==> flow/design.v <==
/*verilator lint_off UNUSEDSIGNAL*/
/*verilator lint_off MULTITOP*/
/*verilator lint_off WIDTH*//*verilator lint_off LATCH*/
module fadd_sub(
  input logic        clk_i,
  input logic [31:0] operand_a,
  input logic [31:0] operand_b,
  output logic[31:0] result_o
);
  logic [7:0]  a_exponent, b_exponent;             
  logic [7:0]  result_exponent;
  logic [23:0] a_mantissa, b_mantissa;             
  logic [24:0] result_mantissa;
  logic        a_sign, b_sign, result_sign;        
  logic [23:0] tmp_mantissa;
  logic [7:0]  in_e, out_e;
  logic [24:0] in_m, out_m;
  logic [7:0]  diff;
always_ff@(posedge(clk_i))
begin
  a_sign <= operand_a[31];
  b_sign <= operand_b[31];
  if(operand_a[30:23]==0)
    begin
      a_exponent <= (operand_a[22:0] != 0)? 8'b00000001 : 8'b00000000;
      a_mantissa <= {1'b0,operand_a[22:0]};
    end
  else
    begin
      a_exponent <= operand_a[30:23];
      a_mantissa <= {1'b1,operand_a[22:0]};
    end
  if(operand_b[30:23]==0)
    begin
      b_exponent <= (operand_b[22:0] != 0)? 8'b00000001 : 8'b00000000;
      b_mantissa <= {1'b0,operand_b[22:0]};
    end
  else
    begin
      b_exponent <= operand_b[30:23];
      b_mantissa <= {1'b1,operand_b[22:0]};
    end
end
always_comb
begin
  diff         = 8'd0;
  tmp_mantissa = 24'd0;
  if(a_exponent == b_exponent)
    begin
      result_exponent = a_exponent;
      if(a_sign == b_sign)                                                     
        begin
          result_sign           = a_sign;
          result_mantissa       = a_mantissa + b_mantissa;
        end
      else                                                                    
        begin
          if(a_mantissa > b_mantissa)
            begin
              result_sign     = a_sign;
              result_mantissa = a_mantissa - b_mantissa;
            end
          else
            begin
              result_sign     = b_sign;
              result_mantissa = b_mantissa - a_mantissa;
            end
        end
    end
  else                                                                               
    begin
      if(a_exponent > b_exponent)
        begin
          result_sign     = a_sign;
          result_exponent = a_exponent;
          diff            = a_exponent - b_exponent;
          tmp_mantissa    = b_mantissa >> diff;
          if(a_sign == b_sign)
            result_mantissa = a_mantissa + tmp_mantissa;
          else
            result_mantissa = a_mantissa - tmp_mantissa;
        end
      else
        begin
          result_sign      = b_sign;
          result_exponent  = b_exponent;
          diff             = b_exponent - a_exponent;
          tmp_mantissa     = a_mantissa >> diff;
          if(a_sign == b_sign)
            result_mantissa  = b_mantissa + tmp_mantissa;
          else
            result_mantissa  = b_mantissa - tmp_mantissa;
        end
    end
  if(result_mantissa[24]==1)
    begin
      result_exponent = result_exponent + 8'd1;
      result_mantissa = result_mantissa >> 1;
    end
  result_o = {result_sign, result_exponent, result_mantissa[22:0]};
end
endmodule
Step by step through the tools: fadd_sub
Tool output for the design above, in the order of the flow.
Line numbers count from 1 in the design file above.
Library cell names are shortened.
Not given: --
- top module: fadd_sub
- clock: clk_i
- cell library: sky130hd
- corner: tt_025C_1v80

After elaboration
Counts by Yosys on the flattened word-level netlist (proc, flatten, opt, wreduce; memories kept). Register bits leave out memories and registers merged into their read ports (data or address); mux counts leave out enables and synchronous resets folded into registers. Print and check cells are left out. Cells with the same type and inputs are merged into one.
- add/subtract/negate cells at 10
- $lt $le $gt $ge at 2
- equal/unequal tests at 2
- noted shifts and indexed selects: 2
- noted mux-type cells: 20
- reductions and logical operators at 4
- operators by type and width (cell ; count):
    25-bit 2-to-1 mux ; 6
    24-bit by 24-bit subtractor with 25-bit output ; 4
    24-bit by 24-bit adder with 25-bit output ; 3
    24-bit by 8-bit right shift with 24-bit output ; 2
    24-bit 2-to-1 mux ; 2
    23-bit nonzero test ; 2
    8-bit 2-to-1 mux ; 5
    24-bit greater-than comparator ; 1
    23-bit 2-to-1 mux ; 1
    8-bit subtractor ; 2
    8-bit logical NOT ; 2
    8-bit by 1-bit adder with 8-bit output (second input constant) ; 1
    8-bit greater-than comparator ; 1
    8-bit equality test ; 1
    1-bit 2-to-1 mux ; 6
    1-bit equality test ; 1
- bits in registers: 66
- input bits at 65
- cells after elaboration: 46

Logic depth
Yosys ltp: most cells in a row. Word level: on the elaborated netlist, between registers, memories and ports. Mapped: between sequential cells and ports; inverters and the memories' decode and read muxes count.
- depth after elaboration: 7
- noted ABC_AREA: 0
- gate-level depth with buffers at 40
- mapped depth without buffers at 34

After synthesis
Source: synth_stat.txt of the flow (Yosys; design flattened, memories mapped). It holds for the ABC_AREA given above (unset counts as 0); a run with the other value may have another netlist.
The area totals of this step are shown rounded.
- cell types (cell type ; count ; area in all (um2)):
    ha_1 ; 113 ; 1.41E+03
    dfxtp_1 ; 66 ; 1.32E+03
    a21oi_1 ; 119 ; 595.571
    mux2i_1 ; 59 ; 590.566
    o21ai_0 ; 106 ; 530.509
    xnor2_1 ; 54 ; 472.954
    nand2_1 ; 125 ; 469.2
    inv_1 ; 115 ; 431.664
    nor2_1 ; 112 ; 420.403
    mux4_2 ; 18 ; 405.389
    clkbuf_1 ; 57 ; 213.955
    a21o_1 ; 26 ; 195.187
    nand3_1 ; 38 ; 190.182
    nor3_1 ; 37 ; 185.178
    xor2_1 ; 20 ; 175.168
    o21bai_1 ; 22 ; 165.158
    mux4_1 ; 6 ; 157.651
    nor4_1 ; 25 ; 156.4
Other cell types: 67; their cells: 284.
- cells in the netlist at 1402
- noted mapped area: 0.0104 mm2
- noted flip-flops: 66

Path before layout
Path of least setup slack by OpenSTA after synthesis, without wires, with an ideal clock, recovery checks aside; 20% of the period is set as input and as output delay. Where synthesis merged equal registers, the netlist keeps one of their names.
- path type: register to output
- start: register a_exponent[0]
- end: output port result_o[30]
- period: 12.0 ns
- external output delay: 2.400 ns
- noted launch time at the first pin: 0.000 ns
- arrival: 7.356 ns
- path slack: 2.244 ns
- path delay at 7.356 ns
- noted driving pins on the path: 37
- buffers on the path: 2
- period reached after synthesis: 9.756 ns
"path delay" is the arrival time less input delay plus setup time.
A path that ends at an output port has no setup time.
"driving pins on the path" counts driving pins, that of a launching flip-flop among them; a cell with two outputs on the path counts twice.
"period reached after synthesis" = period - worst setup slack (recovery checks aside). The figure is calculated, with input and output delays left at 20% of the set period.
Between the ends stands the longest chain of elaborated cells between them, by number of cells; it is not shown to be the way that was timed. Of several equally long chains one is given.
Each line given opens the expression or statement behind the cell; cells for indexed reads and writes are added by Yosys, which also makes memories of some case tables.
- cells stage by stage: dfxtp_1 > inv_1 > ha_1 > fa_1 > nand3b_1 > a21oi_1 > o21a_4 > buf_8 > mux4_1 > mux2i_2 > mux2i_1 > a22oi_1 > o21ai_0 > inv_1 > ha_1 > inv_1 > or4_4 > nor3_4 > nand2_1 > or2_2 > a22oi_1 > o32ai_1 > ha_1 > a21o_1 > a21oi_1 > nor2_1 > a21oi_1 > o211a_1 > o31ai_1 > a21oi_1 > nand3_1 > o22ai_1 > o21bai_1 > nor3_1 > buf_4 > nor4_2 > xnor2_1
- noted length of the longest elaborated chain: 7
- elaborated cells on any way between the ends at 18
- RTL lines, path post-synthesis (what ; line ; source):
    from (decl) ; 10 ; logic [7:0]  a_exponent, b_exponent;
    from (assign) ; 25 ; a_exponent <= (operand_a[22:0] != 0)? 8'b00000001 : 8'b00000000;
    from (assign) ; 30 ; a_exponent <= operand_a[30:23];
    8-bit subtractor ; 87 ; diff             = b_exponent - a_exponent;
    24-bit by 8-bit right shift with 24-bit output ; 88 ; tmp_mantissa     = a_mantissa >> diff;
    24-bit by 24-bit subtractor with 25-bit output ; 92 ; result_mantissa  = b_mantissa - tmp_mantissa;
    25-bit 2-to-1 mux ; 89 ; if(a_sign == b_sign)
    25-bit 2-to-1 mux ; 72 ; if(a_exponent > b_exponent)
    25-bit 2-to-1 mux ; 48 ; if(a_exponent == b_exponent)
    8-bit 2-to-1 mux ; 95 ; if(result_mantissa[24]==1)
    to (decl) ; 8 ; output logic[31:0] result_o

Timing after layout
From the final timing report of job 3: the path of least setup slack in the routed layout; clock arrival at registers is part of the times.
- path type: register to output
- start: register a_exponent[0]
- end: output port result_o[2]
- period: 11.7 ns
- external output delay: 2.34 ns
- noted launch time at the first pin: 0.34 ns
- arrival: 8.98 ns
- path slack: 0.38 ns
- noted driving pins on the path: 34
- buffers on the path: 6
Between the ends stands the longest chain of elaborated cells between them, by number of cells; it is not shown to be the way that was timed. Of several equally long chains one is given.
- cells stage by stage: dfxtp_1 > inv_1 > ha_1 > fa_1 > nand3b_1 > a21oi_4 > buf_4 > o21ai_2 > buf_4 > mux2i_1 > xor2_2 > buf_4 > mux2_2 > o22ai_1 > or4_1 > nand4_1 > or2_2 > o31ai_1 > xnor2_1 > ha_1 > and3_1 > o311a_1 > o31ai_1 > buf_4 > o211a_1 > o31ai_1 > a21oi_2 > nand3_1 > o22ai_1 > o21bai_2 > nor3_4 > buf_12 > mux2i_1 > clkdlybuf4s50_1
- noted length of the longest elaborated chain: 7
- elaborated cells on any way between the ends at 15
- RTL lines, path after layout (what ; line ; source):
    from (decl) ; 10 ; logic [7:0]  a_exponent, b_exponent;
    from (assign) ; 25 ; a_exponent <= (operand_a[22:0] != 0)? 8'b00000001 : 8'b00000000;
    from (assign) ; 30 ; a_exponent <= operand_a[30:23];
    8-bit subtractor ; 87 ; diff             = b_exponent - a_exponent;
    24-bit by 8-bit right shift with 24-bit output ; 88 ; tmp_mantissa     = a_mantissa >> diff;
    24-bit by 24-bit subtractor with 25-bit output ; 92 ; result_mantissa  = b_mantissa - tmp_mantissa;
    25-bit 2-to-1 mux ; 89 ; if(a_sign == b_sign)
    25-bit 2-to-1 mux ; 72 ; if(a_exponent > b_exponent)
    25-bit 2-to-1 mux ; 48 ; if(a_exponent == b_exponent)
    23-bit 2-to-1 mux ; 95 ; if(result_mantissa[24]==1)
    to (decl) ; 8 ; output logic[31:0] result_o

fadd_sub through Yosys and OpenROAD on sky130hd: 3 stored runs, unordered, with their settings and measured results. The constraints put input and output delay at 20% of the set period each and load the outputs with 0.01 pF.
"achieved clock period" = clock period - worst setup slack. The figure is calculated, with input and output delays left at 20% of the set period.
"time of the worst setup path" = time allowed to the worst setup path (clock period - input delay - output delay, where it has them) - its slack; a late launch clock adds to it, a late capture clock takes from it.
"power consumption": no workload was simulated; the value follows from the tool's default switching activity.
Values from the reports are rounded here.

Job 1

==> flow/run.sh <==
#!/bin/bash
# the make line also repeats the synthesis and layout settings of config.mk as NAME=value (left out here)
make -C /OpenROAD-flow-scripts/flow DESIGN_CONFIG=/design/flow/config.mk WORK_HOME=/design/flow/orfs CLKGATE_MAP_FILE= finish
==> flow/config.mk <==
export PLATFORM = sky130hd
export DESIGN_NAME = fadd_sub
export DESIGN_NICKNAME = fadd_sub
export VERILOG_FILES = /design/flow/design.v
export SDC_FILE = /design/flow/constraint.sdc
export NUM_CORES = 4
export LEC_CHECK = 0
export CAP_MARGIN = 25
export CELL_PAD_IN_SITES_DETAIL_PLACEMENT = 1
export CORE_ASPECT_RATIO = 0.93
export CORE_MARGIN = 9
export CORE_UTILIZATION = 64
export GPL_ROUTABILITY_DRIVEN = 0
export GPL_TIMING_DRIVEN = 1
export MAX_ROUTING_LAYER = met4
export SLEW_MARGIN = 20
==> flow/constraint.sdc <==
create_clock -name core_clock -period 13.9 [get_ports {clk_i}]
set_input_delay 2.7800 -clock core_clock [delete_from_list [all_inputs] [get_ports {clk_i}]]
set_output_delay 2.7800 -clock core_clock [all_outputs]
set_load 0.01 [all_outputs]

Job 1: no results, placement failed with DPL-0033.

Job 2

==> flow/run.sh <==
#!/bin/bash
# the make line also repeats the synthesis and layout settings of config.mk as NAME=value (left out here)
make -C /OpenROAD-flow-scripts/flow DESIGN_CONFIG=/design/flow/config.mk WORK_HOME=/design/flow/orfs CLKGATE_MAP_FILE= finish
==> flow/config.mk <==
export PLATFORM = sky130hd
export DESIGN_NAME = fadd_sub
export DESIGN_NICKNAME = fadd_sub
export VERILOG_FILES = /design/flow/design.v
export SDC_FILE = /design/flow/constraint.sdc
export NUM_CORES = 4
export LEC_CHECK = 0
export ABC_AREA = 0
export CAP_MARGIN = 20
export CELL_PAD_IN_SITES_DETAIL_PLACEMENT = 2
export CORE_ASPECT_RATIO = 1.46
export CORE_MARGIN = 3
export CORE_UTILIZATION = 40
export CTS_CLUSTER_DIAMETER = 192
export CTS_CLUSTER_SIZE = 31
export GPL_TIMING_DRIVEN = 0
export HOLD_SLACK_MARGIN = -0.09
export MIN_ROUTING_LAYER = met1
export PLACE_DENSITY = 0.45
export SLEW_MARGIN = 20
==> flow/constraint.sdc <==
create_clock -name core_clock -period 9.5 [get_ports {clk_i}]
set_input_delay 1.9000 -clock core_clock [delete_from_list [all_inputs] [get_ports {clk_i}]]
set_output_delay 1.9000 -clock core_clock [all_outputs]
set_load 0.01 [all_outputs]

Job 2: no results, routing failed with ODB-0269.

Job 3

==> flow/run.sh <==
#!/bin/bash
# the make line also repeats the synthesis and layout settings of config.mk as NAME=value (left out here)
make -C /OpenROAD-flow-scripts/flow DESIGN_CONFIG=/design/flow/config.mk WORK_HOME=/design/flow/orfs CLKGATE_MAP_FILE= finish
==> flow/config.mk <==
export PLATFORM = sky130hd
export DESIGN_NAME = fadd_sub
export DESIGN_NICKNAME = fadd_sub
export VERILOG_FILES = /design/flow/design.v
export SDC_FILE = /design/flow/constraint.sdc
export NUM_CORES = 4
export LEC_CHECK = 0
export CAP_MARGIN = 20
export CORE_MARGIN = 2
export CORE_UTILIZATION = 40
export SLEW_MARGIN = 20
==> flow/constraint.sdc <==
create_clock -name core_clock -period 11.7 [get_ports {clk_i}]
set_input_delay 2.3400 -clock core_clock [delete_from_list [all_inputs] [get_ports {clk_i}]]
set_output_delay 2.3400 -clock core_clock [all_outputs]
set_load 0.01 [all_outputs]

Measured in job 3:
- utilization after routing at 46.9 %
- noted the worst-case hold slack: 2.43 ns
- netlist area reported by Yosys: 0.0104 mm2
- total die area at 0.0273 mm2
- total negative slack on setup checks at 0.000 ns
- achieved clock period at 11.322 ns
- noted the time of the worst setup path: 8.98 ns
- critical path kind: register to output
- noted the power consumption: 2490 µW
- noted the standard-cell area of the final layout: 0.0121 mm2
- noted the smallest setup slack: 0.378 ns
